==> flow/design.v <==
module milestone1 (
	input logic CLOCK_50_I,                    
	input logic resetn,
	input  logic            M1_en,
	output  logic            M1_end,
	output logic   [17:0]   SRAM_address,
	input  logic   [15:0]   SRAM_read_data,
	output logic   [15:0]   SRAM_write_data,
	output logic            SRAM_we_n
);
typedef enum logic [6:0] {
  S_DELAY1,
	S_IDLE,
	IN_S_0,
	IN_S_1,
	IN_S_2,
	IN_S_3,
	IN_S_4,
	IN_S_5,
	IN_S_6,
	IN_S_7,
	IN_S_8,
	IN_S_9,
	IN_S_10,
	IN_S_11,
	IN_S_12,
	IN_S_13,
	IN_S_14,
	IN_S_15,
	IN_S_16,
	IN_S_17,
	IN_S_18,
	IN_S_19,
	IN_S_20,
	IN_S_21,
	CC_S0_0,
	CC_S0_1,
	CC_S0_2,
	CC_S0_3,
	CC_S0_4,
	CC_S0_5,
	CC_S1_0,
	CC_S1_1,
	CC_S1_2,
	CC_S1_3,
	CC_S1_4,
	CC_S1_5,
	EN_S_0,
	EN_S_1,
	EN_S_2,
	EN_S_3,
	EN_S_4,
	EN_S_5,
	EN_S_6,
	EN_S_7,
	EN_S_8,
	EN_S_9,
	EN_S_10,
	EN_S_11,
	EN_S_12,
	EN_S_13,
	EN_S_14,
	EN_S_15,
	EN_S_16,
	EN_S_17,
	EN_S_18,
	EN_S_19,
	EN_S_20,
	EN_S_21,
	EN_S_22,
	EN_S_23,
	EN_S_24,
	EN_S_25,
	EN_S_26,
	EN_S_27
} M1_state;
M1_state state;
parameter Yaddress = 18'd0,
Uaddress = 18'd38400,
Vaddress = 18'd57600,
RGBaddress = 18'd146944;
logic [17:0] data_counter;
logic [17:0] Y_counter;
logic [17:0] RGB_counter;
logic [17:0] U_counter; 
logic [9:0] Vert_count;
logic [9:0] Hori_count;
logic [15:0] Y;
logic [7:0] U [5:0];
logic [7:0] V [5:0];
logic [7:0] Ytest;
logic [7:0] Utest;
logic [7:0] Vtest;
logic [15:0] UPrime;
logic [15:0] VPrime;
logic [32:0] U_Even;
logic [32:0] U_Odd;
logic [32:0] V_Even;
logic [32:0] V_Odd;
logic [15:0] STORY;
logic [15:0] STORU;
logic [15:0] STORV;
logic [31:0] ans1;
logic [31:0] ans2;
logic [15:0] R;
logic [15:0] G;
logic [15:0] B;
logic [31:0] R0;
logic [31:0] G0;
logic [31:0] B0;
logic [31:0] R1;
logic [31:0] G1;
logic [31:0] B1;
logic [31:0] Mult_op_1, Mult_op_2, Mult_op_3, Mult_op_4, Mult_op_5, Mult_op_6, Mult_op_7, Mult_op_8;
logic [31:0] Mult_result1, Mult_result2, Mult_result3, Mult_result4;
logic [63:0] Mult_result_long1, Mult_result_long2, Mult_result_long3, Mult_result_long4;
assign Mult_result_long1 = Mult_op_1 * Mult_op_2;
assign Mult_result1 = Mult_result_long1[31:0];
assign Mult_result_long2 = Mult_op_3 * Mult_op_4;
assign Mult_result2 = Mult_result_long2[31:0];
assign Mult_result_long3 = Mult_op_5 * Mult_op_6;
assign Mult_result3 = Mult_result_long3[31:0];
assign Mult_result_long4 = Mult_op_7 * Mult_op_8;
assign Mult_result4 = Mult_result_long4[31:0];
always_comb begin
  			Mult_op_1 = 32'd0;
			Mult_op_2 = 32'd0;
			Mult_op_3 = 32'd0;
			Mult_op_4 = 32'd0;
			Mult_op_5 = 32'd0;
			Mult_op_6 = 32'd0;
			Mult_op_7 = 32'd0;
			Mult_op_8 = 32'd0;
	case(state)
		IN_S_5: begin
			Mult_op_1 = {24'd0,U[0]};
			Mult_op_2 = 32'd21;
			Mult_op_3 = {24'd0,V[0]};
			Mult_op_4 = 32'd21;
		end
		IN_S_6: begin
			Mult_op_1 = {24'd0,U[0]};
			Mult_op_2 = 32'd52;
			Mult_op_3 = {24'd0,V[0]};
			Mult_op_4 = 32'd52;
		end
		IN_S_7: begin
			Mult_op_1 = {24'd0,U[0]};
			Mult_op_2 = 32'd159;
			Mult_op_3 = {24'd0,V[0]};
			Mult_op_4 = 32'd159;
		end
		IN_S_8: begin
			Mult_op_1 = {24'd0,U[1]};
			Mult_op_2 = 32'd159;
			Mult_op_3 = {24'd0,V[1]};
			Mult_op_4 = 32'd159;
		end
		IN_S_9: begin
			Mult_op_1 = {24'd0,U[2]};
			Mult_op_2 = 32'd52;
			Mult_op_3 = {24'd0,V[2]};
			Mult_op_4 = 32'd52;
		end
		IN_S_10: begin
			Mult_op_1 = {24'd0,U[3]};
			Mult_op_2 = 32'd21;
			Mult_op_3 = {24'd0,V[3]};
			Mult_op_4 = 32'd21;
			Mult_op_5 = {24'd0,Y[15:8]}-32'd16;
			Mult_op_6 = 32'd76284;
			Mult_op_7 = {24'd0,Y[7:0]}-32'd16;
			Mult_op_8 = 32'd76284;
		end
		IN_S_11: begin
			Mult_op_1 = {24'd0,U[0]};
			Mult_op_2 = 32'd21;
			Mult_op_3 = {24'd0,V[0]};
			Mult_op_4 = 32'd21;
			Mult_op_5 = {24'd0,VPrime[15:8]}-32'd128;
			Mult_op_6 = 32'd104595;
			Mult_op_7 = {24'd0,VPrime[7:0]}-32'd128;
			Mult_op_8 = 32'd104595;
		end
		IN_S_12: begin
			Mult_op_1 = {24'd0,U[0]};
			Mult_op_2 = 32'd52;
			Mult_op_3 = {24'd0,V[0]};
			Mult_op_4 = 32'd52;
			Mult_op_5 = {24'd0,UPrime[15:8]}-32'd128;
			Mult_op_6 = 32'd25624;
			Mult_op_7 = {24'd0,UPrime[7:0]}-32'd128;
			Mult_op_8 = 32'd25624;
		end
		IN_S_13: begin
			Mult_op_1 = {24'd0,U[1]};
			Mult_op_2 = 32'd159;
			Mult_op_3 = {24'd0,V[1]};
			Mult_op_4 = 32'd159;
			Mult_op_5 = {24'd0,VPrime[15:8]}-32'd128;
			Mult_op_6 = 32'd53281;
			Mult_op_7 = {24'd0,VPrime[7:0]}-32'd128;
			Mult_op_8 = 32'd53281;
		end
		IN_S_14: begin
			Mult_op_1 = {24'd0,U[2]};
			Mult_op_2 = 32'd159;
			Mult_op_3 = {24'd0,V[2]};
			Mult_op_4 = 32'd159;
			Mult_op_5 = {24'd0,UPrime[15:8]}-32'd128;
			Mult_op_6 = 32'd132251;
			Mult_op_7 = {24'd0,UPrime[7:0]}-32'd128;
			Mult_op_8 = 32'd132251;;
		end
		IN_S_15: begin
			Mult_op_1 = {24'd0,U[3]};
			Mult_op_2 = 32'd52;
			Mult_op_3 = {24'd0,V[3]};
			Mult_op_4 = 32'd52;
		end
		IN_S_16: begin
			Mult_op_1 = {24'd0,U[4]};
			Mult_op_2 = 32'd21;
			Mult_op_3 = {24'd0,V[4]};
			Mult_op_4 = 32'd21;
			Mult_op_5 = {24'd0,Y[15:8]}-32'd16;
			Mult_op_6 = 32'd76284;
			Mult_op_7 = {24'd0,Y[7:0]}-32'd16;
			Mult_op_8 = 32'd76284;
		end
		IN_S_17: begin
			Mult_op_1 = {24'd0,U[0]};
			Mult_op_2 = 32'd21;
			Mult_op_3 = {24'd0,V[0]};
			Mult_op_4 = 32'd21;
			Mult_op_5 = {24'd0,VPrime[15:8]}-32'd128;
			Mult_op_6 = 32'd104595;
			Mult_op_7 = {24'd0,VPrime[7:0]}-32'd128;
			Mult_op_8 = 32'd104595;
		end
		IN_S_18: begin
			Mult_op_1 = {24'd0,U[1]};
			Mult_op_2 = 32'd52;
			Mult_op_3 = {24'd0,V[1]};
			Mult_op_4 = 32'd52;
			Mult_op_5 = {24'd0,UPrime[15:8]}-32'd128;
			Mult_op_6 = 32'd25624;
			Mult_op_7 = {24'd0,UPrime[7:0]}-32'd128;
			Mult_op_8 = 32'd25624;
		end
		IN_S_19: begin
			Mult_op_1 = {24'd0,U[2]};
			Mult_op_2 = 32'd159;
			Mult_op_3 = {24'd0,V[2]};
			Mult_op_4 = 32'd159;
			Mult_op_5 = {24'd0,VPrime[15:8]}-32'd128;
			Mult_op_6 = 32'd53281;
			Mult_op_7 = {24'd0,VPrime[7:0]}-32'd128;
			Mult_op_8 = 32'd53281;
		end
		IN_S_20: begin
			Mult_op_1 = {24'd0,U[3]};
			Mult_op_2 = 32'd159;
			Mult_op_3 = {24'd0,V[3]};
			Mult_op_4 = 32'd159;
			Mult_op_5 = {24'd0,UPrime[15:8]}-32'd128;
			Mult_op_6 = 32'd132251;
			Mult_op_7 = {24'd0,UPrime[7:0]}-32'd128;
			Mult_op_8 = 32'd132251;
		end
		IN_S_21: begin
			Mult_op_1 = {24'd0,U[4]};
			Mult_op_2 = 32'd52;
			Mult_op_3 = {24'd0,V[4]};
			Mult_op_4 = 32'd52;
		end
		CC_S0_0: begin
			Mult_op_1 = {24'd0,U[5]};
			Mult_op_2 = 32'd21;
			Mult_op_3 = {24'd0,V[5]};
			Mult_op_4 = 32'd21;
			Mult_op_5 = {24'd0,Y[15:8]}-32'd16;
			Mult_op_6 = 32'd76284;
			Mult_op_7 = {24'd0,Y[7:0]}-32'd16;
			Mult_op_8 = 32'd76284;
		end
		CC_S0_1: begin
			Mult_op_1 = {24'd0,U[0]};
			Mult_op_2 = 32'd21;
			Mult_op_3 = {24'd0,V[0]};
			Mult_op_4 = 32'd21;
			Mult_op_5 = {24'd0,VPrime[15:8]}-32'd128;
			Mult_op_6 = 32'd104595;
			Mult_op_7 = {24'd0,VPrime[7:0]}-32'd128;
			Mult_op_8 = 32'd104595;
		end
		CC_S0_2: begin
			Mult_op_1 = {24'd0,U[1]};
			Mult_op_2 = 32'd52;
			Mult_op_3 = {24'd0,V[1]};
			Mult_op_4 = 32'd52;
			Mult_op_5 = {24'd0,UPrime[15:8]}-32'd128;
			Mult_op_6 = 32'd25624;
			Mult_op_7 = {24'd0,UPrime[7:0]}-32'd128;
			Mult_op_8 = 32'd25624;
		end
		CC_S0_3: begin
			Mult_op_1 = {24'd0,U[2]};
			Mult_op_2 = 32'd159;
			Mult_op_3 = {24'd0,V[2]};
			Mult_op_4 = 32'd159;
			Mult_op_5 = {24'd0,VPrime[15:8]}-32'd128;
			Mult_op_6 = 32'd53281;
			Mult_op_7 = {24'd0,VPrime[7:0]}-32'd128;
			Mult_op_8 = 32'd53281;	
		end
		CC_S0_4: begin
			Mult_op_1 = {24'd0,U[3]};
			Mult_op_2 = 32'd159;
			Mult_op_3 = {24'd0,V[3]};
			Mult_op_4 = 32'd159;
			Mult_op_5 = {24'd0,UPrime[15:8]}-32'd128;
			Mult_op_6 = 32'd132251;
			Mult_op_7 = {24'd0,UPrime[7:0]}-32'd128;
			Mult_op_8 = 32'd132251;
		end
		CC_S0_5: begin
			Mult_op_1 = {24'd0,U[4]};
			Mult_op_2 = 32'd52;
			Mult_op_3 = {24'd0,V[4]};
			Mult_op_4 = 32'd52;
		end
		CC_S1_0: begin
			Mult_op_1 = {24'd0,U[5]};
			Mult_op_2 = 32'd21;
			Mult_op_3 = {24'd0,V[5]};
			Mult_op_4 = 32'd21;
			Mult_op_5 = {24'd0,Y[15:8]}-32'd16;
			Mult_op_6 = 32'd76284;
			Mult_op_7 = {24'd0,Y[7:0]}-32'd16;
			Mult_op_8 = 32'd76284;
		end
		CC_S1_1: begin
			Mult_op_1 = {24'd0,U[0]};
			Mult_op_2 = 32'd21;
			Mult_op_3 = {24'd0,V[0]};
			Mult_op_4 = 32'd21;
			Mult_op_5 = {24'd0,VPrime[15:8]}-32'd128;
			Mult_op_6 = 32'd104595;
			Mult_op_7 = {24'd0,VPrime[7:0]}-32'd128;
			Mult_op_8 = 32'd104595;
		end
		CC_S1_2: begin
			Mult_op_1 = {24'd0,U[1]};
			Mult_op_2 = 32'd52;
			Mult_op_3 = {24'd0,V[1]};
			Mult_op_4 = 32'd52;
			Mult_op_5 = {24'd0,UPrime[15:8]}-32'd128;
			Mult_op_6 = 32'd25624;
			Mult_op_7 = {24'd0,UPrime[7:0]}-32'd128;
			Mult_op_8 = 32'd25624;
		end
		CC_S1_3: begin
			Mult_op_1 = {24'd0,U[2]};
			Mult_op_2 = 32'd159;
			Mult_op_3 = {24'd0,V[2]};
			Mult_op_4 = 32'd159;
			Mult_op_5 = {24'd0,VPrime[15:8]}-32'd128;
			Mult_op_6 = 32'd53281;
			Mult_op_7 = {24'd0,VPrime[7:0]}-32'd128;
			Mult_op_8 = 32'd53281;
		end
		CC_S1_4: begin
			Mult_op_1 = {24'd0,U[3]};
			Mult_op_2 = 32'd159;
			Mult_op_3 = {24'd0,V[3]};
			Mult_op_4 = 32'd159;
			Mult_op_5 = {24'd0,UPrime[15:8]}-32'd128;
			Mult_op_6 = 32'd132251;
			Mult_op_7 = {24'd0,UPrime[7:0]}-32'd128;
			Mult_op_8 = 32'd132251;
		end
		CC_S1_5: begin
			Mult_op_1 = {24'd0,U[4]};
			Mult_op_2 = 32'd52;
			Mult_op_3 = {24'd0,V[4]};
			Mult_op_4 = 32'd52;
		end
		EN_S_0: begin
			Mult_op_1 = {24'd0,U[5]};
			Mult_op_2 = 32'd21;
			Mult_op_3 = {24'd0,V[5]};
			Mult_op_4 = 32'd21;
			Mult_op_5 = {24'd0,Y[15:8]}-32'd16;
			Mult_op_6 = 32'd76284;
			Mult_op_7 = {24'd0,Y[7:0]}-32'd16;
			Mult_op_8 = 32'd76284;
		end
		EN_S_1: begin
			Mult_op_1 = {24'd0,U[1]};
			Mult_op_2 = 32'd21;
			Mult_op_3 = {24'd0,V[1]};
			Mult_op_4 = 32'd21;
			Mult_op_5 = {24'd0,VPrime[15:8]}-32'd128;
			Mult_op_6 = 32'd104595;
			Mult_op_7 = {24'd0,VPrime[7:0]}-32'd128;
			Mult_op_8 = 32'd104595;
		end
		EN_S_2: begin
			Mult_op_1 = {24'd0,U[2]};
			Mult_op_2 = 32'd52;
			Mult_op_3 = {24'd0,V[2]};
			Mult_op_4 = 32'd52;
			Mult_op_5 = {24'd0,UPrime[15:8]}-32'd128;
			Mult_op_6 = 32'd25624;
			Mult_op_7 = {24'd0,UPrime[7:0]}-32'd128;
			Mult_op_8 = 32'd25624;
		end
		EN_S_3: begin
			Mult_op_1 = {24'd0,U[3]};
			Mult_op_2 = 32'd159;
			Mult_op_3 = {24'd0,V[3]};
			Mult_op_4 = 32'd159;
			Mult_op_5 = {24'd0,VPrime[15:8]}-32'd128;
			Mult_op_6 = 32'd53281;
			Mult_op_7 = {24'd0,VPrime[7:0]}-32'd128;
			Mult_op_8 = 32'd53281;	
		end
		EN_S_4: begin
			Mult_op_1 = {24'd0,U[4]};
			Mult_op_2 = 32'd159;
			Mult_op_3 = {24'd0,V[4]};
			Mult_op_4 = 32'd159;
			Mult_op_5 = {24'd0,UPrime[15:8]}-32'd128;
			Mult_op_6 = 32'd132251;
			Mult_op_7 = {24'd0,UPrime[7:0]}-32'd128;
			Mult_op_8 = 32'd132251;
		end
		EN_S_5: begin
			Mult_op_1 = {24'd0,U[5]};
			Mult_op_2 = 32'd52;
			Mult_op_3 = {24'd0,V[5]};
			Mult_op_4 = 32'd52;
		end
		EN_S_6: begin
			Mult_op_1 = {24'd0,U[5]};
			Mult_op_2 = 32'd21;
			Mult_op_3 = {24'd0,V[5]};
			Mult_op_4 = 32'd21;
			Mult_op_5 = {24'd0,Y[15:8]}-32'd16;
			Mult_op_6 = 32'd76284;
			Mult_op_7 = {24'd0,Y[7:0]}-32'd16;
			Mult_op_8 = 32'd76284;
		end
		EN_S_7: begin
			Mult_op_1 = {24'd0,U[2]};
			Mult_op_2 = 32'd21;
			Mult_op_3 = {24'd0,V[2]};
			Mult_op_4 = 32'd21;
			Mult_op_5 = {24'd0,VPrime[15:8]}-32'd128;
			Mult_op_6 = 32'd104595;
			Mult_op_7 = {24'd0,VPrime[7:0]}-32'd128;
			Mult_op_8 = 32'd104595;
		end
		EN_S_8: begin
			Mult_op_1 = {24'd0,U[3]};
			Mult_op_2 = 32'd52;
			Mult_op_3 = {24'd0,V[3]};
			Mult_op_4 = 32'd52;
			Mult_op_5 = {24'd0,UPrime[15:8]}-32'd128;
			Mult_op_6 = 32'd25624;
			Mult_op_7 = {24'd0,UPrime[7:0]}-32'd128;
			Mult_op_8 = 32'd25624;
		end
		EN_S_9: begin
			Mult_op_1 = {24'd0,U[4]};
			Mult_op_2 = 32'd159;
			Mult_op_3 = {24'd0,V[4]};
			Mult_op_4 = 32'd159;
			Mult_op_5 = {24'd0,VPrime[15:8]}-32'd128;
			Mult_op_6 = 32'd53281;
			Mult_op_7 = {24'd0,VPrime[7:0]}-32'd128;
			Mult_op_8 = 32'd53281;
		end
		EN_S_10: begin
			Mult_op_1 = {24'd0,U[5]};
			Mult_op_2 = 32'd159;
			Mult_op_3 = {24'd0,V[5]};
			Mult_op_4 = 32'd159;
			Mult_op_5 = {24'd0,UPrime[15:8]}-32'd128;
			Mult_op_6 = 32'd132251;
			Mult_op_7 = {24'd0,UPrime[7:0]}-32'd128;
			Mult_op_8 = 32'd132251;
		end
		EN_S_11: begin
			Mult_op_1 = {24'd0,U[5]};
			Mult_op_2 = 32'd52;
			Mult_op_3 = {24'd0,V[5]};
			Mult_op_4 = 32'd52;
		end
		EN_S_12: begin
			Mult_op_1 = {24'd0,U[5]};
			Mult_op_2 = 32'd21;
			Mult_op_3 = {24'd0,V[5]};
			Mult_op_4 = 32'd21;
			Mult_op_5 = {24'd0,Y[15:8]}-32'd16;
			Mult_op_6 = 32'd76284;
			Mult_op_7 = {24'd0,Y[7:0]}-32'd16;
			Mult_op_8 = 32'd76284;
		end
		EN_S_13: begin
			Mult_op_1 = {24'd0,U[3]};
			Mult_op_2 = 32'd21;
			Mult_op_3 = {24'd0,V[3]};
			Mult_op_4 = 32'd21;
			Mult_op_5 = {24'd0,VPrime[15:8]}-32'd128;
			Mult_op_6 = 32'd104595;
			Mult_op_7 = {24'd0,VPrime[7:0]}-32'd128;
			Mult_op_8 = 32'd104595;
		end
		EN_S_14: begin
			Mult_op_1 = {24'd0,U[4]};
			Mult_op_2 = 32'd52;
			Mult_op_3 = {24'd0,V[4]};
			Mult_op_4 = 32'd52;
			Mult_op_5 = {24'd0,UPrime[15:8]}-32'd128;
			Mult_op_6 = 32'd25624;
			Mult_op_7 = {24'd0,UPrime[7:0]}-32'd128;
			Mult_op_8 = 32'd25624;
		end
		EN_S_15: begin
			Mult_op_1 = {24'd0,U[5]};
			Mult_op_2 = 32'd159;
			Mult_op_3 = {24'd0,V[5]};
			Mult_op_4 = 32'd159;
			Mult_op_5 = {24'd0,VPrime[15:8]}-32'd128;
			Mult_op_6 = 32'd53281;
			Mult_op_7 = {24'd0,VPrime[7:0]}-32'd128;
			Mult_op_8 = 32'd53281;	
			end
		EN_S_16: begin
			Mult_op_1 = {24'd0,U[5]};
			Mult_op_2 = 32'd159;
			Mult_op_3 = {24'd0,V[5]};
			Mult_op_4 = 32'd159;
			Mult_op_5 = {24'd0,UPrime[15:8]}-32'd128;
			Mult_op_6 = 32'd132251;
			Mult_op_7 = {24'd0,UPrime[7:0]}-32'd128;
			Mult_op_8 = 32'd132251;
		end
		EN_S_17: begin
			Mult_op_1 = {24'd0,U[5]};
			Mult_op_2 = 32'd52;
			Mult_op_3 = {24'd0,V[5]};
			Mult_op_4 = 32'd52;
		end
		EN_S_18: begin
			Mult_op_1 = {24'd0,U[5]};
			Mult_op_2 = 32'd21;
			Mult_op_3 = {24'd0,V[5]};
			Mult_op_4 = 32'd21;
			Mult_op_5 = {24'd0,Y[15:8]}-32'd16;
			Mult_op_6 = 32'd76284;
			Mult_op_7 = {24'd0,Y[7:0]}-32'd16;
			Mult_op_8 = 32'd76284;
		end
		EN_S_19: begin
			Mult_op_5 = {24'd0,VPrime[15:8]}-32'd128;
			Mult_op_6 = 32'd104595;
			Mult_op_7 = {24'd0,VPrime[7:0]}-32'd128;
			Mult_op_8 = 32'd104595;
		end
		EN_S_20: begin
			Mult_op_5 = {24'd0,UPrime[15:8]}-32'd128;
			Mult_op_6 = 32'd25624;
			Mult_op_7 = {24'd0,UPrime[7:0]}-32'd128;
			Mult_op_8 = 32'd25624;
		end
		EN_S_21: begin
			Mult_op_5 = {24'd0,VPrime[15:8]}-32'd128;
			Mult_op_6 = 32'd53281;
			Mult_op_7 = {24'd0,VPrime[7:0]}-32'd128;
			Mult_op_8 = 32'd53281;
		end
		EN_S_22: begin
			Mult_op_5 = {24'd0,UPrime[15:8]}-32'd128;
			Mult_op_6 = 32'd132251;
			Mult_op_7 = {24'd0,UPrime[7:0]}-32'd128;
			Mult_op_8 = 32'd132251;
		end
		endcase
	end
	always_ff @ (posedge CLOCK_50_I or negedge resetn) begin
		if (resetn == 1'b0) begin	
			state <= S_IDLE;
			SRAM_we_n <= 1'b1;
			SRAM_write_data <= 16'd0;
			SRAM_address <= 18'd0;
			data_counter <= 18'd0;
			Y_counter <= 18'd0;
			RGB_counter <= 18'd0;
			Vert_count <= 10'd0;
			Hori_count <= 10'd0;
			M1_end <= 1'b0;
			Y <= 16'd0;
			UPrime <= 16'd0; 
			VPrime <= 16'd0;
			STORU <= 16'd0;
			STORV <= 16'd0;
			R <= 16'd0;
			G <= 16'd0;
			B <= 16'd0;
			R0 <= 32'd0;
			G0 <= 32'd0;
			B0 <= 32'd0;
			R1 <= 32'd0;
			G1 <= 32'd0;
			B1 <= 32'd0;
			{U[5], U[4], U[3], U[2], U[1], U[0]} <= 48'd0;
			{V[5], V[4], V[3], V[2], V[1], V[0]} <= 48'd0;
			ans1 <= 32'd0;
			ans2 <= 32'd0;
			end else begin
			case (state)
				S_IDLE: begin		
					if (Hori_count == 10'd319) begin
						Vert_count <= Vert_count + 10'd1;
						Hori_count <= 10'd0;
						data_counter <= data_counter - 18'd1;
					end
					if (Vert_count == 10'd239 && Hori_count == 10'd319) begin
						M1_end <= 1'b1;
					end
					if (M1_en == 1'b1 && M1_end!=1'b1 && !(Vert_count == 10'd239 && Hori_count == 10'd319))
					state <= IN_S_0;	
				end
				S_DELAY1: begin
				  state <= IN_S_0;	
				end
				IN_S_0: begin
				  SRAM_address <= Uaddress + data_counter;
					SRAM_we_n <= 1'b1;
					state <= IN_S_1;
				end
				IN_S_1: begin
				  SRAM_address <= Vaddress + data_counter;
					data_counter <= data_counter +18'd1;
					SRAM_we_n <= 1'b1;
					state <= IN_S_2;
				end
				IN_S_2: begin
				  SRAM_address <= Uaddress + data_counter;
					SRAM_we_n <= 1'b1;
					state <= IN_S_3;
				end
				IN_S_3: begin
				  SRAM_address <= Vaddress + data_counter;
				  data_counter <= data_counter +18'd1;
					SRAM_we_n <= 1'b1;
					U[0] <= SRAM_read_data[15:8];
					U[1] <= SRAM_read_data[7:0];
					state <= IN_S_4;
				end
				IN_S_4: begin
				  SRAM_address <= Yaddress + Y_counter;
					Y_counter <= Y_counter + 18'd1;
					SRAM_we_n <= 1'b1;
					V[0] <= SRAM_read_data[15:8];
					V[1] <= SRAM_read_data[7:0];
					state <= IN_S_5;
				end
				IN_S_5: begin
				  SRAM_address <= Uaddress + data_counter;
					SRAM_we_n <= 1'b1;
					ans1 <= $signed(Mult_result1);
					ans2 <= $signed(Mult_result2);
					U[2] <= SRAM_read_data[15:8];
					U[3] <= SRAM_read_data[7:0];
					state <= IN_S_6;
				end
				IN_S_6: begin
					SRAM_address <= Vaddress + data_counter;
					data_counter <= data_counter +18'd1;
					SRAM_we_n <= 1'b1;
					ans1 <= $signed(ans1-Mult_result1);
					ans2 <= $signed(ans2-Mult_result2);
					V[2] <= SRAM_read_data[15:8];
					V[3] <= SRAM_read_data[7:0];
					state <= IN_S_7;
				end
				IN_S_7: begin
					SRAM_we_n <= 1'b1;
					Y <= SRAM_read_data;
					Ytest <= SRAM_read_data[15:8];
					ans1 <= $signed(ans1+Mult_result1);
					ans2 <= $signed(ans2+Mult_result2);
					state <= IN_S_8;
				end
				IN_S_8: begin
					SRAM_we_n <= 1'b1;
					ans1 <= $signed(ans1+Mult_result1);
					ans2 <= $signed(ans2+Mult_result2);
					U[4] <= SRAM_read_data[15:8];
					U[5] <= SRAM_read_data[7:0];
					state <= IN_S_9;
				end
				IN_S_9: begin
					ans1 <= $signed(ans1-Mult_result1);
					ans2 <= $signed(ans2-Mult_result2);
					V[4] <= SRAM_read_data[15:8];
					V[5] <= SRAM_read_data[7:0];
					state <= IN_S_10;
				end
				IN_S_10: begin
					UPrime[15:8] <= U[0];
					UPrime[7:0] <= $signed(ans1+Mult_result1+8'd128) >>8;
					ans1 <= $signed(ans1+Mult_result1+8'd128) >> 8;
					Utest <= $signed(ans1+Mult_result1+8'd128) >> 8;
					VPrime[15:8] <= V[0];
					VPrime[7:0] <= $signed(ans2+Mult_result2+8'd128) >> 8;			
					ans2 <= $signed(ans2+Mult_result2+8'd128) >> 8;
					Vtest <= $signed(ans2+Mult_result2+8'd128) >> 8;
					R0 <= $signed(Mult_result3);
					G0 <= $signed(Mult_result3);
					B0 <= $signed(Mult_result3);
					R1 <= $signed(Mult_result4);
					G1 <= $signed(Mult_result4);
					B1 <= $signed(Mult_result4);
					state <= IN_S_11;
				end
				IN_S_11: begin
					ans1 <= $signed(Mult_result1);
					ans2 <= $signed(Mult_result2);
					R0 <= $signed(R0 + Mult_result3);
					R1 <= $signed(R1 + Mult_result4);
					state <= IN_S_12;
				end
				IN_S_12: begin
				  SRAM_address <= Yaddress + Y_counter;
					Y_counter <= Y_counter + 18'd1;
					SRAM_we_n <= 1'b1;
					ans1 <= $signed(ans1-Mult_result1);
					ans2 <= $signed(ans2-Mult_result2);
					G0 <= $signed(G0 - Mult_result3);
					G1 <= $signed(G1 - Mult_result4);
					state <= IN_S_13;
				end
				IN_S_13: begin
					SRAM_address <= Yaddress + Y_counter;
					Y_counter <= Y_counter + 18'd1;
					SRAM_we_n <= 1'b1;
					ans1 <= $signed(ans1+Mult_result1);
					ans2 <= $signed(ans2+Mult_result2);
					G0 <= $signed(G0 - Mult_result3);
					G1 <= $signed(G1 - Mult_result4);
					state <= IN_S_14;
				end
				IN_S_14: begin
				  SRAM_address <= Uaddress + data_counter;
					SRAM_we_n <= 1'b1;
					Hori_count <= Hori_count + 10'd1;
					ans1 <= $signed(ans1+Mult_result1);
					ans2 <= $signed(ans2+Mult_result2);
					B0 <= $signed(B0 + Mult_result3);
					B1 <= $signed(B1 + Mult_result4);
					state <= IN_S_15;
				end
				IN_S_15: begin
					SRAM_address <= Vaddress + data_counter;
					data_counter <= data_counter + 18'd1;
					SRAM_we_n <= 1'b1;
					Y <= SRAM_read_data;
					ans1 <= $signed(ans1-Mult_result1);
					ans2 <= $signed(ans2-Mult_result2);
					R[15:8] <= R0[31] ? 8'd0 : |R0[30:24] ? 8'd255 : R0[23:16];
					G[15:8] <= G0[31] ? 8'd0 : |G0[30:24] ? 8'd255 : G0[23:16];
					B[15:8] <= B0[31] ? 8'd0 : |B0[30:24] ? 8'd255 : B0[23:16];
					R[7:0] <= R1[31] ? 8'd0 : |R1[30:24] ? 8'd255 : R1[23:16];
					G[7:0] <= G1[31] ? 8'd0 : |G1[30:24] ? 8'd255 : G1[23:16];
					B[7:0] <= B1[31] ? 8'd0 : |B1[30:24] ? 8'd255 : B1[23:16];
					SRAM_we_n <= 1'b1;
					state <= IN_S_16;
				end
				IN_S_16: begin
					SRAM_address <= RGBaddress + RGB_counter;
					SRAM_write_data <= {R[15:8],G[15:8]};
					RGB_counter <= RGB_counter + 18'd1;
					STORY <= SRAM_read_data;
					UPrime[15:8] <= U[1];
					UPrime[7:0] <= $signed(ans1+Mult_result1+8'd128) >> 8;
					VPrime[15:8] <= V[1];
					VPrime[7:0] <= $signed(ans2+Mult_result2+8'd128) >> 8;			
					R0 <= $signed(Mult_result3);
					G0 <= $signed(Mult_result3);
					B0 <= $signed(Mult_result3);
					R1 <= $signed(Mult_result4);
					G1 <= $signed(Mult_result4);
					B1 <= $signed(Mult_result4);
					SRAM_we_n <= 1'b0;
					state <= IN_S_17;
				end
				IN_S_17: begin
					STORU <= SRAM_read_data;
					SRAM_address <= RGBaddress + RGB_counter;
					SRAM_write_data <= {B[15:8],R[7:0]};
					RGB_counter <= RGB_counter + 18'd1;
					ans1 <= $signed(Mult_result1);
					ans2 <= $signed(Mult_result2);
					R0 <= $signed(R0 + Mult_result3);
					R1 <= $signed(R1 + Mult_result4);
					SRAM_we_n <= 1'b0;
					state <= IN_S_18;
				end
				IN_S_18: begin
					STORV <= SRAM_read_data;
					SRAM_address <= RGBaddress + RGB_counter;
					SRAM_write_data <= {G[7:0],B[7:0]};
					RGB_counter <= RGB_counter + 18'd1;
					ans1 <= $signed(ans1-Mult_result1);
					ans2 <= $signed(ans2-Mult_result2);
					G0 <= $signed(G0 - Mult_result3);
					G1 <= $signed(G1 - Mult_result4);
					SRAM_we_n <= 1'b0;
					state <= IN_S_19;
				end
				IN_S_19: begin
					SRAM_address <= Yaddress + Y_counter;
					Y_counter <= Y_counter + 18'd1;
					SRAM_we_n <= 1'b1;
					Y <= STORY;
					ans1 <= $signed(ans1+Mult_result1);
					ans2 <= $signed(ans2+Mult_result2);
					G0 <= $signed(G0 - Mult_result3);
					G1 <= $signed(G1 - Mult_result4);
					state <= IN_S_20;
				end
				IN_S_20: begin
					SRAM_we_n <= 1'b1;
					ans1 <= $signed(ans1+Mult_result1);
					ans2 <= $signed(ans2+Mult_result2);
					B0 <= $signed(B0 + Mult_result3);
					B1 <= $signed(B1 + Mult_result4);
					state <= IN_S_21;
				end
				IN_S_21: begin
					SRAM_we_n <= 1'b1;
					Hori_count <= Hori_count + 10'd2;
					ans1 <= $signed(ans1-Mult_result1);
					ans2 <= $signed(ans2-Mult_result2);
					R[15:8] <= R0[31] ? 8'd0 : |R0[30:24] ? 8'd255 : R0[23:16];
					G[15:8] <= G0[31] ? 8'd0 : |G0[30:24] ? 8'd255 : G0[23:16];
					B[15:8] <= B0[31] ? 8'd0 : |B0[30:24] ? 8'd255 : B0[23:16];
					R[7:0] <= R1[31] ? 8'd0 : |R1[30:24] ? 8'd255 : R1[23:16];
					G[7:0] <= G1[31] ? 8'd0 : |G1[30:24] ? 8'd255 : G1[23:16];
					B[7:0] <= B1[31] ? 8'd0 : |B1[30:24] ? 8'd255 : B1[23:16];
					Hori_count <= Hori_count + 10'd2;
					state <= CC_S0_0;
					U_counter <= 18'd5;
				end
				CC_S0_0: begin	
					SRAM_address <= RGBaddress + RGB_counter;
					SRAM_write_data <= {R[15:8],G[15:8]};
					RGB_counter <= RGB_counter + 18'd1;
					STORY <= SRAM_read_data;
					UPrime[15:8] <= U[2];
					UPrime[7:0] <= $signed(ans1+Mult_result1+8'd128) >> 8;
					VPrime[15:8] <= V[2];
					VPrime[7:0] <= $signed(ans2+Mult_result2+8'd128) >> 8;			
					R0 <= Mult_result3;
					G0 <= Mult_result3;
					B0 <= Mult_result3;
					R1 <= Mult_result4;
					G1 <= Mult_result4;
					B1 <= Mult_result4;
					U[0] <= U[1];
					U[1] <= U[2];
					U[2] <= U[3];
					U[3] <= U[4];
					U[4] <= U[5];	
					U[5] <= STORU[15:8];
					V[0] <= V[1];
					V[1] <= V[2];
					V[2] <= V[3];
					V[3] <= V[4];
					V[4] <= V[5];	
					V[5] <= STORV[15:8];
					SRAM_we_n <= 1'b0;
					state <= CC_S0_1;	
				end
				CC_S0_1: begin
					Hori_count <= Hori_count + 10'd2;
					SRAM_address <= RGBaddress + RGB_counter;
					SRAM_write_data <= {B[15:8],R[7:0]};
					RGB_counter <= RGB_counter + 18'd1;
					ans1 <= $signed(Mult_result1);
					ans2 <= $signed(Mult_result2);
					R0 <= $signed(R0 + Mult_result3);
					R1 <= $signed(R1 + Mult_result4);
					SRAM_we_n <= 1'b0;
					state <= CC_S0_2;	
				end
				CC_S0_2: begin
					SRAM_address <= RGBaddress + RGB_counter;
					SRAM_write_data <= {G[7:0],B[7:0]};
					RGB_counter <= RGB_counter + 18'd1;
					ans1 <= $signed(ans1-Mult_result1);
					ans2 <= $signed(ans2-Mult_result2);
					G0 <= $signed(G0 - Mult_result3);
					G1 <= $signed(G1 - Mult_result4);
					SRAM_we_n <= 1'b0;
					state <= CC_S0_3;	
				end
				CC_S0_3: begin
					SRAM_address <= Yaddress + Y_counter;
					Y_counter <= Y_counter + 18'd1;
					Y <= STORY;
					SRAM_we_n <= 1'b1;
					ans1 <= $signed(ans1+Mult_result1);
					ans2 <= $signed(ans2+Mult_result2);
					G0 <= $signed(G0 - Mult_result3);
					G1 <= $signed(G1 - Mult_result4);
					state <= CC_S0_4;	
				end
				CC_S0_4: begin
					SRAM_address <= Uaddress + data_counter;
					SRAM_we_n <= 1'b1;
					ans1 <= $signed(ans1+Mult_result1);
					ans2 <= $signed(ans2+Mult_result2);
					B0 <= $signed(B0 + Mult_result3);
					B1 <= $signed(B1 + Mult_result4);
					state <= CC_S0_5;	
				end
				CC_S0_5: begin
					SRAM_address <= Vaddress + data_counter;
					data_counter <= data_counter + 18'd1;
					U_counter <= U_counter + 18'd1;
					SRAM_we_n <= 1'b1;
					ans1 <= $signed(ans1-Mult_result1);
					ans2 <= $signed(ans2-Mult_result2);
					R[15:8] <= R0[31] ? 8'd0 : |R0[30:24] ? 8'd255 : R0[23:16];
					G[15:8] <= G0[31] ? 8'd0 : |G0[30:24] ? 8'd255 : G0[23:16];
					B[15:8] <= B0[31] ? 8'd0 : |B0[30:24] ? 8'd255 : B0[23:16];
					R[7:0] <= R1[31] ? 8'd0 : |R1[30:24] ? 8'd255 : R1[23:16];
					G[7:0] <= G1[31] ? 8'd0 : |G1[30:24] ? 8'd255 : G1[23:16];
					B[7:0] <= B1[31] ? 8'd0 : |B1[30:24] ? 8'd255 : B1[23:16];
					state <= CC_S1_0;	
				end
				CC_S1_0: begin	
					Hori_count <= Hori_count + 10'd2;
					SRAM_address <= RGBaddress + RGB_counter;
					SRAM_write_data <= {R[15:8],G[15:8]};
					RGB_counter <= RGB_counter + 18'd1;
					STORY <= SRAM_read_data;
					UPrime[15:8] <= U[2];
					UPrime[7:0] <= $signed(ans1+Mult_result1+8'd128) >> 8;
					VPrime[15:8] <= V[2];
					VPrime[7:0] <= $signed(ans2+Mult_result2+8'd128) >> 8;			
					R0 <= $signed(Mult_result3);
					G0 <= $signed(Mult_result3);
					B0 <= $signed(Mult_result3);
					R1 <= $signed(Mult_result4);
					G1 <= $signed(Mult_result4);
					B1 <= $signed(Mult_result4);
					U[0] <= U[1];
					U[1] <= U[2];
					U[2] <= U[3];
					U[3] <= U[4];
					U[4] <= U[5];	
					U[5] <= STORU[7:0];
					V[0] <= V[1];
					V[1] <= V[2];
					V[2] <= V[3];
					V[3] <= V[4];
					V[4] <= V[5];	
					V[5] <= STORV[7:0];
					SRAM_we_n <= 1'b0;
					state <= CC_S1_1;	
				end
				CC_S1_1: begin
					STORU <= SRAM_read_data;
					SRAM_address <= RGBaddress + RGB_counter;
					SRAM_write_data <= {B[15:8],R[7:0]};
					RGB_counter <= RGB_counter + 18'd1;
					ans1 <= $signed(Mult_result1);
					ans2 <= $signed(Mult_result2);
					R0 <= $signed(R0 + Mult_result3);
					R1 <= $signed(R1 + Mult_result4);
					SRAM_we_n <= 1'b0;
					state <= CC_S1_2;	
				end
				CC_S1_2: begin
					STORV <= SRAM_read_data;
					SRAM_address <= RGBaddress + RGB_counter;
					SRAM_write_data <= {G[7:0],B[7:0]};
					RGB_counter <= RGB_counter + 18'd1;
					ans1 <= $signed(ans1-Mult_result1);
					ans2 <= $signed(ans2-Mult_result2);
					G0 <= $signed(G0 - Mult_result3);
					G1 <= $signed(G1 - Mult_result4);
					SRAM_we_n <= 1'b0;
					state <= CC_S1_3;	
				end
				CC_S1_3: begin
					SRAM_address <= Yaddress + Y_counter;
					Y_counter <= Y_counter + 18'd1;
					Y <= STORY;
					SRAM_we_n <= 1'b1;
					ans1 <= $signed(ans1+Mult_result1);
					ans2 <= $signed(ans2+Mult_result2);
					G0 <= $signed(G0 - Mult_result3);
					G1 <= $signed(G1 - Mult_result4);
					state <= CC_S1_4;	
				end
				CC_S1_4: begin
					SRAM_we_n <= 1'b1;
					ans1 <= $signed(ans1+Mult_result1);
					ans2 <= $signed(ans2+Mult_result2);
					B0 <= $signed(B0 + Mult_result3);
					B1 <= $signed(B1 + Mult_result4);
					state <= CC_S1_5;	
				end
				CC_S1_5: begin
					ans1 <= $signed(ans1-Mult_result1);
					ans2 <= $signed(ans2-Mult_result2);
					R[15:8] <= R0[31] ? 8'd0 : |R0[30:24] ? 8'd255 : R0[23:16];
					G[15:8] <= G0[31] ? 8'd0 : |G0[30:24] ? 8'd255 : G0[23:16];
					B[15:8] <= B0[31] ? 8'd0 : |B0[30:24] ? 8'd255 : B0[23:16];
					R[7:0] <= R1[31] ? 8'd0 : |R1[30:24] ? 8'd255 : R1[23:16];
					G[7:0] <= G1[31] ? 8'd0 : |G1[30:24] ? 8'd255 : G1[23:16];
					B[7:0] <= B1[31] ? 8'd0 : |B1[30:24] ? 8'd255 : B1[23:16];
					SRAM_we_n <= 1'b1;
					if (Hori_count == 10'd311) 
					   state <= EN_S_0;
					else 
					   state <= CC_S0_0;	
				end
				EN_S_0: begin	
					SRAM_address <= RGBaddress + RGB_counter;
					SRAM_write_data <= {R[15:8],G[15:8]};
					RGB_counter <= RGB_counter + 18'd1;
					STORY <= SRAM_read_data;
					UPrime[15:8] <= U[2];
					UPrime[7:0] <= $signed(ans1+Mult_result1+8'd128) >> 8;
					VPrime[15:8] <= V[2];
					VPrime[7:0] <= $signed(ans2+Mult_result2+8'd128) >> 8;			
					R0 <= $signed(Mult_result3);
					G0 <= $signed(Mult_result3);
					B0 <= $signed(Mult_result3);
					R1 <= $signed(Mult_result4);
					G1 <= $signed(Mult_result4);
					B1 <= $signed(Mult_result4);
					SRAM_we_n <= 1'b0;
					state <= EN_S_1;	
				end
				EN_S_1: begin
					SRAM_address <= RGBaddress + RGB_counter;
					SRAM_write_data <= {B[15:8],R[7:0]};
					RGB_counter <= RGB_counter + 18'd1;
					ans1 <= $signed(Mult_result1);
					ans2 <= $signed(Mult_result2);
					R0 <= $signed(R0 + Mult_result3);
					R1 <= $signed(R1 + Mult_result4);
					SRAM_we_n <= 1'b0;
					state <= EN_S_2;	
				end
				EN_S_2: begin
					SRAM_address <= RGBaddress + RGB_counter;
					SRAM_write_data <= {G[7:0],B[7:0]};
					RGB_counter <= RGB_counter + 18'd1;
					ans1 <= $signed(ans1-Mult_result1);
					ans2 <= $signed(ans2-Mult_result2);
					G0 <= $signed(G0 - Mult_result3);
					G1 <= $signed(G1 - Mult_result4);
					SRAM_we_n <= 1'b0;
					state <= EN_S_3;	
				end
				EN_S_3: begin
					SRAM_address <= Yaddress + Y_counter;
					Y_counter <= Y_counter + 18'd1;
					SRAM_we_n <= 1'b1;
					Y <= STORY;
					ans1 <= $signed(ans1+Mult_result1);
					ans2 <= $signed(ans2+Mult_result2);
					G0 <= $signed(G0 - Mult_result3);
					G1 <= $signed(G1 - Mult_result4);
					state <= EN_S_4;	
				end
				EN_S_4: begin
					SRAM_we_n <= 1'b1;
					ans1 <= $signed(ans1+Mult_result1);
					ans2 <= $signed(ans2+Mult_result2);
					B0 <= $signed(B0 + Mult_result3);
					B1 <= $signed(B1 + Mult_result4);
					state <= EN_S_5;	
				end
				EN_S_5: begin
					Hori_count <= Hori_count + 10'd2;
					SRAM_we_n <= 1'b1;
					ans1 <= $signed(ans1-Mult_result1);
					ans2 <= $signed(ans2-Mult_result2);
					R[15:8] <= R0[31] ? 8'd0 : |R0[30:24] ? 8'd255 : R0[23:16];
					G[15:8] <= G0[31] ? 8'd0 : |G0[30:24] ? 8'd255 : G0[23:16];
					B[15:8] <= B0[31] ? 8'd0 : |B0[30:24] ? 8'd255 : B0[23:16];
					R[7:0] <= R1[31] ? 8'd0 : |R1[30:24] ? 8'd255 : R1[23:16];
					G[7:0] <= G1[31] ? 8'd0 : |G1[30:24] ? 8'd255 : G1[23:16];
					B[7:0] <= B1[31] ? 8'd0 : |B1[30:24] ? 8'd255 : B1[23:16];
					SRAM_we_n <= 1'b1;
					state <= EN_S_6;	
				end
				EN_S_6: begin
					SRAM_address <= RGBaddress + RGB_counter;
					SRAM_write_data <= {R[15:8],G[15:8]};
					RGB_counter <= RGB_counter + 18'd1;
					STORY <= SRAM_read_data;
					UPrime[15:8] <= U[3];
					UPrime[7:0] <= $signed(ans1+Mult_result1+8'd128) >> 8;
					VPrime[15:8] <= V[3];
					VPrime[7:0] <= $signed(ans2+Mult_result2+8'd128) >> 8;			
					R0 <= $signed(Mult_result3);
					G0 <= $signed(Mult_result3);
					B0 <= $signed(Mult_result3);
					R1 <= $signed(Mult_result4);
					G1 <= $signed(Mult_result4);
					B1 <= $signed(Mult_result4);
					SRAM_we_n <= 1'b0;
					state <= EN_S_7;
				end
				EN_S_7: begin
					SRAM_address <= RGBaddress + RGB_counter;
					SRAM_write_data <= {B[15:8],R[7:0]};
					RGB_counter <= RGB_counter + 18'd1;
					ans1 <= $signed(Mult_result1);
					ans2 <= $signed(Mult_result2);
					R0 <= $signed(R0 + Mult_result3);
					R1 <= $signed(R1 + Mult_result4);
					SRAM_we_n <= 1'b0;	
					state <= EN_S_8;
				end
				EN_S_8: begin
					SRAM_address <= RGBaddress + RGB_counter;
					SRAM_write_data <= {G[7:0],B[7:0]};
					RGB_counter <= RGB_counter + 18'd1;
					ans1 <= $signed(ans1-Mult_result1);
					ans2 <= $signed(ans2-Mult_result2);
					G0 <= $signed(G0 - Mult_result3);
					G1 <= $signed(G1 - Mult_result4);
					SRAM_we_n <= 1'b0;	
					state <= EN_S_9;
				end
				EN_S_9: begin
					SRAM_address <= Yaddress + Y_counter;
					Y_counter <= Y_counter + 18'd1;
					SRAM_we_n <= 1'b1;
					Y <= STORY;
					ans1 <= $signed(ans1+Mult_result1);
					ans2 <= $signed(ans2+Mult_result2);
					G0 <= $signed(G0 - Mult_result3);
					G1 <= $signed(G1 - Mult_result4);
					state <= EN_S_10;
				end
				EN_S_10: begin
					SRAM_we_n <= 1'b1;
					ans1 <= $signed(ans1+Mult_result1);
					ans2 <= $signed(ans2+Mult_result2);
					B0 <= $signed(B0 + Mult_result3);
					B1 <= $signed(B1 + Mult_result4);
					state <= EN_S_11;
				end
				EN_S_11: begin
					SRAM_we_n <= 1'b1;
					Hori_count <= Hori_count + 10'd2;
					ans1 <= $signed(ans1-Mult_result1);
					ans2 <= $signed(ans2-Mult_result2);
					R[15:8] <= R0[31] ? 8'd0 : |R0[30:24] ? 8'd255 : R0[23:16];
					G[15:8] <= G0[31] ? 8'd0 : |G0[30:24] ? 8'd255 : G0[23:16];
					B[15:8] <= B0[31] ? 8'd0 : |B0[30:24] ? 8'd255 : B0[23:16];
					R[7:0] <= R1[31] ? 8'd0 : |R1[30:24] ? 8'd255 : R1[23:16];
					G[7:0] <= G1[31] ? 8'd0 : |G1[30:24] ? 8'd255 : G1[23:16];
					B[7:0] <= B1[31] ? 8'd0 : |B1[30:24] ? 8'd255 : B1[23:16];
					state <= EN_S_12;
				end
				EN_S_12: begin
					SRAM_address <= RGBaddress + RGB_counter;
					SRAM_write_data <= {R[15:8],G[15:8]};
					RGB_counter <= RGB_counter + 18'd1;
					STORY <= SRAM_read_data;
					UPrime[15:8] <= U[4];
					UPrime[7:0] <= $signed(ans1+Mult_result1+8'd128) >> 8;
					VPrime[15:8] <= V[4];
					VPrime[7:0] <= $signed(ans2+Mult_result2+8'd128) >> 8;			
					R0 <= $signed(Mult_result3);
					G0 <= $signed(Mult_result3);
					B0 <= $signed(Mult_result3);
					R1 <= $signed(Mult_result4);
					G1 <= $signed(Mult_result4);
					B1 <= $signed(Mult_result4);
					SRAM_we_n <= 1'b0;
					state <= EN_S_13;
				end
				EN_S_13: begin
					SRAM_address <= RGBaddress + RGB_counter;
					SRAM_write_data <= {B[15:8],R[7:0]};
					RGB_counter <= RGB_counter + 18'd1;
					ans1 <= $signed(Mult_result1);
					ans2 <= $signed(Mult_result2);
					R0 <= $signed(R0 + Mult_result3);
					R1 <= $signed(R1 + Mult_result4);
					SRAM_we_n <= 1'b0;
					state <= EN_S_14;
				end
				EN_S_14: begin
					SRAM_address <= RGBaddress + RGB_counter;
					SRAM_write_data <= {G[7:0],B[7:0]};
					RGB_counter <= RGB_counter + 18'd1;
					ans1 <= $signed(ans1-Mult_result1);
					ans2 <= $signed(ans2-Mult_result2);
					G0 <= $signed(G0 - Mult_result3);
					G1 <= $signed(G1 - Mult_result4);
					SRAM_we_n <= 1'b0;
					state <= EN_S_15;
				end
				EN_S_15: begin
					SRAM_we_n <= 1'b1;
					Y <= STORY;
					ans1 <= $signed(ans1+Mult_result1);
					ans2 <= $signed(ans2+Mult_result2);
					G0 <= $signed(G0 - Mult_result3);
					G1 <= $signed(G1 - Mult_result4);
					state <= EN_S_16;
				end
				EN_S_16: begin
					SRAM_we_n <= 1'b1;
					ans1 <= $signed(ans1+Mult_result1);
					ans2 <= $signed(ans2+Mult_result2);
					B0 <= $signed(B0 + Mult_result3);
					B1 <= $signed(B1 + Mult_result4);
					state <= EN_S_17;
				end
				EN_S_17: begin
					SRAM_we_n <= 1'b1;
					ans1 <= $signed(ans1-Mult_result1);
					ans2 <= $signed(ans2-Mult_result2);
					R[15:8] <= R0[31] ? 8'd0 : |R0[30:24] ? 8'd255 : R0[23:16];
					G[15:8] <= G0[31] ? 8'd0 : |G0[30:24] ? 8'd255 : G0[23:16];
					B[15:8] <= B0[31] ? 8'd0 : |B0[30:24] ? 8'd255 : B0[23:16];
					R[7:0] <= R1[31] ? 8'd0 : |R1[30:24] ? 8'd255 : R1[23:16];
					G[7:0] <= G1[31] ? 8'd0 : |G1[30:24] ? 8'd255 : G1[23:16];
					B[7:0] <= B1[31] ? 8'd0 : |B1[30:24] ? 8'd255 : B1[23:16];
					SRAM_we_n <= 1'b1;
					state <= EN_S_18;
				end
				EN_S_18: begin
					SRAM_address <= RGBaddress + RGB_counter;
					SRAM_write_data <= {R[15:8],G[15:8]};
					RGB_counter <= RGB_counter + 18'd1;
					Hori_count <= Hori_count + 10'd2;
					UPrime[15:8] <= U[5];
					UPrime[7:0] <= $signed(ans1+Mult_result1+8'd128) >> 8;
					VPrime[15:8] <= V[5];
					VPrime[7:0] <= $signed(ans2+Mult_result2+8'd128) >> 8;			
					R0 <= $signed(Mult_result3);
					G0 <= $signed(Mult_result3);
					B0 <= $signed(Mult_result3);
					R1 <= $signed(Mult_result4);
					G1 <= $signed(Mult_result4);
					B1 <= $signed(Mult_result4);
					SRAM_we_n <= 1'b0;
					state <= EN_S_19;
				end
				EN_S_19: begin
					SRAM_address <= RGBaddress + RGB_counter;
					SRAM_write_data <= {B[15:8],R[7:0]};
					RGB_counter <= RGB_counter + 18'd1;
					R0 <= $signed(R0 + Mult_result3);
					R1 <= $signed(R1 + Mult_result4);
					SRAM_we_n <= 1'b0;
					state <= EN_S_20;
				end
				EN_S_20: begin
					SRAM_address <= RGBaddress + RGB_counter;
					SRAM_write_data <= {G[7:0],B[7:0]};
					RGB_counter <= RGB_counter + 18'd1;
					G0 <= $signed(G0 - Mult_result3);
					G1 <= $signed(G1 - Mult_result4);
					SRAM_we_n <= 1'b0;
					state <= EN_S_21;
				end
				EN_S_21: begin
					SRAM_we_n <= 1'b1;
					G0 <= $signed(G0 - Mult_result3);
					G1 <= $signed(G1 - Mult_result4);
					state <= EN_S_22;
				end
				EN_S_22: begin
					SRAM_we_n <= 1'b1;
					B0 <= $signed(B0 + Mult_result3);
					B1 <= $signed(B1 + Mult_result4);
					state <= EN_S_23;
				end
				EN_S_23: begin
					Hori_count <= Hori_count + 10'd2;
					SRAM_we_n <= 1'b1;
					R[15:8] <= R0[31] ? 8'd0 : |R0[30:24] ? 8'd255 : R0[23:16];
					G[15:8] <= G0[31] ? 8'd0 : |G0[30:24] ? 8'd255 : G0[23:16];
					B[15:8] <= B0[31] ? 8'd0 : |B0[30:24] ? 8'd255 : B0[23:16];
					R[7:0] <= R1[31] ? 8'd0 : |R1[30:24] ? 8'd255 : R1[23:16];
					G[7:0] <= G1[31] ? 8'd0 : |G1[30:24] ? 8'd255 : G1[23:16];
					B[7:0] <= B1[31] ? 8'd0 : |B1[30:24] ? 8'd255 : B1[23:16];
					SRAM_we_n <= 1'b1;
					state <= EN_S_24;
				end
				EN_S_24: begin
					SRAM_address <= RGBaddress + RGB_counter;
					SRAM_write_data <= {R[15:8],G[15:8]};
					RGB_counter <= RGB_counter + 18'd1;
					SRAM_we_n <= 1'b0;
					state <= EN_S_25;
				end
				EN_S_25: begin
					SRAM_address <= RGBaddress + RGB_counter;
					SRAM_write_data <= {B[15:8],R[7:0]};
					RGB_counter <= RGB_counter + 18'd1;
					SRAM_we_n <= 1'b0;
					state <= EN_S_26;
				end
				EN_S_26: begin
					SRAM_address <= RGBaddress + RGB_counter;
					SRAM_write_data <= {G[7:0],B[7:0]};
					RGB_counter <= RGB_counter + 18'd1;
					SRAM_we_n <= 1'b0;
					state <= EN_S_27;
				end
				EN_S_27: begin
				  SRAM_we_n <= 1'b1;
				  state <= S_IDLE;
				end
				default: state <= S_IDLE;
			endcase
		end
	end
	endmodule
Wiki page: milestone1 / tool data

### Step by step through the tools: milestone1

Each step is given for the RTL above and for the edited RTL.
"unedited" refers to lines of the RTL above, "edited" to lines of the edited file.
"change" is "edited" less "unedited", of the values as shown; "relative change" is that difference over "unedited", in percent.
Cell names lack the library's common part.
A cell with n/a has no value.

* design top: milestone1
* clock port: CLOCK_50_I
* library: sky130hd
* timing corner: tt_025C_1v80

### Diff

The edit as a unified diff against the file above.
A script made this edit. It changes what the design does and was not meant as an optimisation.

```diff
@@ -120,5 +120,7 @@
 assign Mult_result2 = Mult_result_long2[31:0];
 assign Mult_result_long3 = Mult_op_5 * Mult_op_6;
-assign Mult_result3 = Mult_result_long3[31:0];
+logic [31:0] Mult_result3_reg;
+always_ff @(posedge CLOCK_50_I) Mult_result3_reg <= Mult_result_long3[31:0];
+assign Mult_result3 = Mult_result3_reg;
 assign Mult_result_long4 = Mult_op_7 * Mult_op_8;
 assign Mult_result4 = Mult_result_long4[31:0];
```

### Word-level counts

Yosys after proc, flatten, opt, wreduce and memory -nomap, before mapping. Print and check cells are not counted.

Storage and ports
* register bits: unedited 613, edited 645, change +32, relative change +5.22%
* input port bits: unedited 19, edited 19, change 0, relative change 0.00%
* output and inout port bits: unedited 36, edited 36, change 0, relative change 0.00%
* cells after elaboration: unedited 270, edited 271, change +1, relative change +0.37%

Cells by class
* add/sub/neg operators: unedited 28, edited 28, change 0, relative change 0.00%
* multipliers: unedited 4, edited 4, change 0, relative change 0.00%
* equal/unequal tests: unedited 68, edited 68, change 0, relative change 0.00%
* muxes and demuxes: unedited 57, edited 57, change 0, relative change 0.00%
* bitwise logic cells: unedited 1, edited 1, change 0, relative change 0.00%
* reductions and logical operators: unedited 71, edited 71, change 0, relative change 0.00%

Operators with widths
* equality test 7 x 6 -> 1 bit with constant B: unedited 32, edited 32, change 0, relative change 0.00%
* 2-to-1 mux 8 bit: unedited 18, edited 18, change 0, relative change 0.00%
* equality test 7 x 5 -> 1 bit with constant B: unedited 16, edited 16, change 0, relative change 0.00%
* OR reduction 8 bit: unedited 13, edited 13, change 0, relative change 0.00%
* nonzero test 2 bit: unedited 12, edited 12, change 0, relative change 0.00%
* parallel mux 8 bit (select 2 bit): unedited 10, edited 10, change 0, relative change 0.00%
* OR reduction 7 bit: unedited 9, edited 9, change 0, relative change 0.00%
* equality test 7 x 4 -> 1 bit with constant B: unedited 8, edited 8, change 0, relative change 0.00%
* adder 32 bit: unedited 6, edited 6, change 0, relative change 0.00%
* parallel mux 32 bit (select 2 bit): unedited 6, edited 6, change 0, relative change 0.00%
* OR reduction 16 bit: unedited 6, edited 6, change 0, relative change 0.00%
* AND reduction 2 bit: unedited 5, edited 5, change 0, relative change 0.00%
* equality test 7 x 3 -> 1 bit with constant B: unedited 4, edited 4, change 0, relative change 0.00%
* multiplier 32 x 32 -> 32 bit: unedited 4, edited 4, change 0, relative change 0.00%
* parallel mux 8 bit (select 6 bit): unedited 4, edited 4, change 0, relative change 0.00%
* nonzero test 3 bit: unedited 4, edited 4, change 0, relative change 0.00%
* OR reduction 2 bit: unedited 4, edited 4, change 0, relative change 0.00%
* subtractor 32 bit: unedited 4, edited 4, change 0, relative change 0.00%
* subtractor 8 x 8 -> 9 bit with constant B: unedited 4, edited 4, change 0, relative change 0.00%
* adder 18 x 1 -> 18 bit with constant B: unedited 3, edited 3, change 0, relative change 0.00%
* logical AND 1 bit: unedited 3, edited 3, change 0, relative change 0.00%
* parallel mux 8 bit (select 3 bit): unedited 3, edited 3, change 0, relative change 0.00%
* OR reduction 6 bit: unedited 3, edited 3, change 0, relative change 0.00%
* adder 10 x 1 -> 10 bit with constant B: unedited 2, edited 2, change 0, relative change 0.00%
* adder 16 x 18 -> 18 bit with constant A: unedited 2, edited 2, change 0, relative change 0.00%
* adder 32 x 8 -> 32 bit with constant B: unedited 2, edited 2, change 0, relative change 0.00%
* equality test 10 x 9 -> 1 bit with constant B: unedited 2, edited 2, change 0, relative change 0.00%
* equality test 7 x 2 -> 1 bit with constant B: unedited 2, edited 2, change 0, relative change 0.00%

Not every row of either side is listed.

### Longest topological paths

Yosys ltp: most cells in a row. Word level: on the elaborated netlist, between registers, memories and ports. Mapped: between sequential cells and ports; inverters and the memories' decode and read muxes count.

Logic depth
* depth in word-level cells: unedited 7, edited 7, change 0, relative change 0.00%
* ABC_AREA: unedited 0, edited 0
* depth in mapped cells: unedited 50, edited 51, change +1, relative change +2.00%
* depth with buffers taken out: unedited 46, edited 48, change +2, relative change +4.35%

### After synthesis

The flow's flattened synthesis, as Yosys stat reports it; memories are mapped. The netlist is that of the ABC_AREA named above (0 if unset); the other value can give another one.

Cells by type
* nor2_1: unedited 728, edited 587, change -141, relative change -19.37%
* nand2_1: unedited 623, edited 731, change +108, relative change +17.34%
* a21oi_1: unedited 579, edited 491, change -88, relative change -15.20%
* o21ai_0: unedited 345, edited 393, change +48, relative change +13.91%
* dfxtp_1: unedited 0, edited 32, change +32
* nor2b_1: unedited 43, edited 68, change +25, relative change +58.14%
* xor2_1: unedited 159, edited 135, change -24, relative change -15.09%
* and2_1: unedited 56, edited 80, change +24, relative change +42.86%
* o211ai_1: unedited 37, edited 61, change +24, relative change +64.86%
* o21bai_1: unedited 65, edited 87, change +22, relative change +33.85%
* nand2b_1: unedited 54, edited 75, change +21, relative change +38.89%
* inv_1: unedited 869, edited 889, change +20, relative change +2.30%
* a222oi_1: unedited 51, edited 33, change -18, relative change -35.29%
* o21ai_1: unedited 7, edited 24, change +17, relative change +242.86%
* a31oi_1: unedited 90, edited 106, change +16, relative change +17.78%
* a221o_1: unedited 45, edited 29, change -16, relative change -35.56%
* buf_1: unedited 44, edited 60, change +16, relative change +36.36%
* clkbuf_1: unedited 281, edited 266, change -15, relative change -5.34%

Not every row of either side is listed.

Mapped netlist
* standard cells after synthesis: unedited 7323, edited 7345, change +22, relative change +0.30%
* cell area after synthesis (µm²): unedited 62712.6, edited 63106.8, change +394.2, relative change +0.63%
* area of sequential cells (µm²): unedited 15396.0, edited 16036.6, change +640.6, relative change +4.16%
* mapped flip-flops: unedited 612, edited 644, change +32, relative change +5.23%
* buffers: unedited 346, edited 336, change -10, relative change -2.89%

### Worst setup path after synthesis

OpenSTA on the mapped netlist: ideal clock, no wires. The path of least setup slack (recovery checks aside). Input and output delay are each 20% of the period. Register names are those of the netlist, which keeps one name where synthesis merged equal registers.

Timing after synthesis
* path kind: unedited register to register, edited register to register
* start point: unedited register state, edited register state
* end point: unedited register G0[31], edited register G1[30]
* clock period (ns): unedited 13.0, edited 13.0, change 0.0, relative change 0.00%
* library setup time (ns): unedited 0.135, edited 0.141, change +0.006
* launch time at the first pin (ns): unedited 0.000, edited 0.000, change 0.000
* arrival (ns): unedited 10.968, edited 11.208, change +0.240, relative change +2.19%
* required time (ns): unedited 12.865, edited 12.859, change -0.006, relative change -0.05%
* path slack (ns): unedited 1.898, edited 1.650, change -0.248
* path delay (ns): unedited 11.103, edited 11.349, change +0.246, relative change +2.22%
* driving pins on the path: unedited 48, edited 46, change -2, relative change -4.17%
* path buffers: unedited 3, edited 4, change +1, relative change +33.33%
* synthesis period reached (ns): unedited 11.102, edited 11.35, change +0.248, relative change +2.23%

"path delay" = arrival - input delay + setup time.
"driving pins on the path" counts driving pins, that of a launching flip-flop among them; a cell with two outputs on the path counts twice.
"synthesis period reached" is the clock period less the worst setup slack; recovery checks do not enter. This is arithmetic on one report: input and output delays are still those of the set period (20% each).
Where an end lacks its bit number, it is one bit of the signal, or one of the new flip-flops if synthesis recoded a state register.
A register here has more assigning lines than the two given.

On the way, after synthesis, unedited:
* path through: dfrtp_1 clkbuf_1 buf_2 nor2_1 nand2_1 a311o_1 o2111ai_1 o31a_1 clkbuf_1 nand2_1 nor4b_1 nor3_1 nor2_1 nor2_1 fa_1 inv_1 fa_1 fa_1 [12 not listed] nor2_1 nor2_1 o21ai_0 xnor2_1 ha_1 a21o_1 a21o_1 a21oi_1 a21oi_1 o21ai_0 maj3_2 maj3_2 o2111ai_1 a31oi_1 maj3_1 maj3_2 mux2i_1 o211ai_1

Ends and longest elaborated chain, after synthesis, unedited
* start, declared: RTL line 77 `M1_state state;`
* start, assigned: RTL line 595 `state <= S_IDLE;`
* start, assigned: RTL line 635 `state <= IN_S_0;`
* end, assigned: RTL line 724 `G0 <= $signed(Mult_result3);`
* end, assigned: RTL line 744 `G0 <= $signed(G0 - Mult_result3);`
* end, declared: RTL line 109 `logic [31:0] G0;`

unedited: No chain of elaborated cells between the ends is given.

On the way, after synthesis, edited:
* path through: dfrtp_1 clkbuf_1 clkbuf_1 nand2_1 nor3_1 or2_2 clkbuf_1 nor2_1 nor4b_1 nand2b_1 nand2_1 inv_1 nor2_1 fa_1 inv_1 fa_1 fa_1 fa_1 [10 not listed] o21bai_1 a21oi_1 xor2_1 ha_1 and3_1 and3_1 a221oi_1 o31ai_1 a31oi_1 a21boi_1 o221a_1 a311oi_1 maj3_2 maj3_2 maj3_2 a21oi_1 xnor2_1 o221ai_1

Ends and longest elaborated chain, after synthesis, edited
* start, declared: RTL line 77 `M1_state state;`
* start, assigned: RTL line 597 `state <= S_IDLE;`
* start, assigned: RTL line 637 `state <= IN_S_0;`
* end, assigned: RTL line 729 `G1 <= $signed(Mult_result4);`
* end, assigned: RTL line 747 `G1 <= $signed(G1 - Mult_result4);`
* end, declared: RTL line 112 `logic [31:0] G1;`

edited: No chain of elaborated cells between the ends is given.

### Worst path after layout

Path of least setup slack in the final report of each run of pair 1 (OpenROAD, finished layout, wires in). Where an end is a register, its clock arrival counts in the times.

Timing post-layout
* path kind: unedited register to register, edited register to register
* start point: unedited register state, edited register state
* end point: unedited register G1[29], edited register G1[30]
* clock period (ns): unedited 12.5, edited 12.5, change 0.0, relative change 0.00%
* library setup time (ns): unedited 0.13, edited 0.16, change +0.03
* launch time at the first pin (ns): unedited 0.69, edited 0.73, change +0.04, relative change +5.80%
* arrival (ns): unedited 12.34, edited 12.30, change -0.04, relative change -0.32%
* required time (ns): unedited 13.07, edited 13.06, change -0.01, relative change -0.08%
* path slack (ns): unedited 0.73, edited 0.76, change +0.03
* driving pins on the path: unedited 42, edited 43, change +1, relative change +2.38%
* path buffers: unedited 0, edited 2, change +2

Where an end lacks its bit number, it is one bit of the signal, or one of the new flip-flops if synthesis recoded a state register.
A register here has more assigning lines than the two given.

On the way, post-layout, unedited:
* path through: dfrtp_2 inv_1 nand2_1 nor2_1 nor4_1 nor2b_2 nand2_4 nand3_1 and2_1 nor2_1 nor2_1 fa_1 fa_1 inv_1 fa_1 inv_1 fa_1 inv_1 [6 not listed] a21oi_1 o21ai_0 xor2_1 inv_1 ha_1 and3_1 nand2_1 nor3_1 a2bb2o_1 o41ai_2 o31ai_1 maj3_1 a41o_1 a21o_1 maj3_2 maj3_2 mux2i_1 o221ai_1

Ends and longest elaborated chain, post-layout, unedited
* start, declared: RTL line 77 `M1_state state;`
* start, assigned: RTL line 595 `state <= S_IDLE;`
* start, assigned: RTL line 635 `state <= IN_S_0;`
* end, assigned: RTL line 727 `G1 <= $signed(Mult_result4);`
* end, assigned: RTL line 745 `G1 <= $signed(G1 - Mult_result4);`
* end, declared: RTL line 112 `logic [31:0] G1;`

unedited: No chain of elaborated cells between the ends is given.

On the way, post-layout, edited:
* path through: dfrtp_2 buf_4 or2_2 o21ai_0 nand2_1 a21oi_1 nor3_1 nand2b_2 buf_4 nand2_1 nor2_1 or2_2 fa_1 inv_1 fa_1 ha_1 fa_1 inv_1 [7 not listed] nor2_1 o21ai_0 nor2b_1 xor2_1 ha_1 a21o_1 a221oi_1 o31ai_1 a31oi_1 a21boi_1 o221a_1 a311oi_1 maj3_2 maj3_2 maj3_2 a21oi_1 xnor2_1 o221ai_1

Ends and longest elaborated chain, post-layout, edited
* start, declared: RTL line 77 `M1_state state;`
* start, assigned: RTL line 597 `state <= S_IDLE;`
* start, assigned: RTL line 637 `state <= IN_S_0;`
* end, assigned: RTL line 729 `G1 <= $signed(Mult_result4);`
* end, assigned: RTL line 747 `G1 <= $signed(G1 - Mult_result4);`
* end, declared: RTL line 112 `logic [31:0] G1;`

edited: No chain of elaborated cells between the ends is given.

### Flow runs

Runs of the flow (Yosys, OpenROAD) on both versions; the two runs of a pair have the same settings. The constraints put input and output delay at 20% of the set period each and load the outputs with 0.01 pF.

Settings, pair 1:
* CORE_UTILIZATION: 40
* period_ns: 12.5
* CAP_MARGIN: 20
* CORE_MARGIN: 2
* SLEW_MARGIN: 20

Final reports, pair 1
* post-synthesis cell area (µm²): unedited 62712.6, edited 63106.8, change +394.2, relative change +0.63%
* overall die area (µm²): unedited 159964.0, edited 160961.0, change +997.0, relative change +0.62%
* area of the standard cells in the finished layout (µm²): unedited 68649.6, edited 69052.5, change +402.9, relative change +0.59%
* final design utilization (%): unedited 44.0, edited 44.2, change +0.2
* setup slack of the worst path (ns): unedited 0.728, edited 0.765, change +0.037
* total negative setup slack (ns): unedited 0.000, edited 0.000, change 0.000
* lowest hold slack (ns): unedited 0.467, edited 0.437, change -0.030
* achieved period (ns): unedited 11.772, edited 11.735, change -0.037, relative change -0.31%

Settings, pair 2:
* ABC_AREA: 1
* CAP_MARGIN: 30
* CORE_UTILIZATION: 51
* CTS_CLUSTER_DIAMETER: 156
* CTS_CLUSTER_SIZE: 29
* MAX_ROUTING_LAYER: met4
* PLACE_DENSITY_LB_ADDON: 0.06
* SLEW_MARGIN: 5
* period_ns: 12.6
* CORE_MARGIN: 2

Final reports, pair 2
* post-synthesis cell area (µm²): unedited 66850.4, edited 66422.5, change -427.9, relative change -0.64%
* overall die area (µm²): unedited 133993.0, edited 133141.0, change -852.0, relative change -0.64%
* area of the standard cells in the finished layout (µm²): unedited 70227.4, edited 69834.5, change -392.9, relative change -0.56%
* final design utilization (%): unedited 54.1, edited 54.0, change -0.1
* setup slack of the worst path (ns): unedited 0.875, edited 1.389, change +0.514
* total negative setup slack (ns): unedited 0.000, edited 0.000, change 0.000
* lowest hold slack (ns): unedited 0.490, edited 0.483, change -0.007
* achieved period (ns): unedited 11.725, edited 11.211, change -0.514, relative change -4.38%

"achieved period": clock period set for the run, less the worst setup slack. It is reckoned from that one timing run; input and output delays stay at 20% of the period that was set.
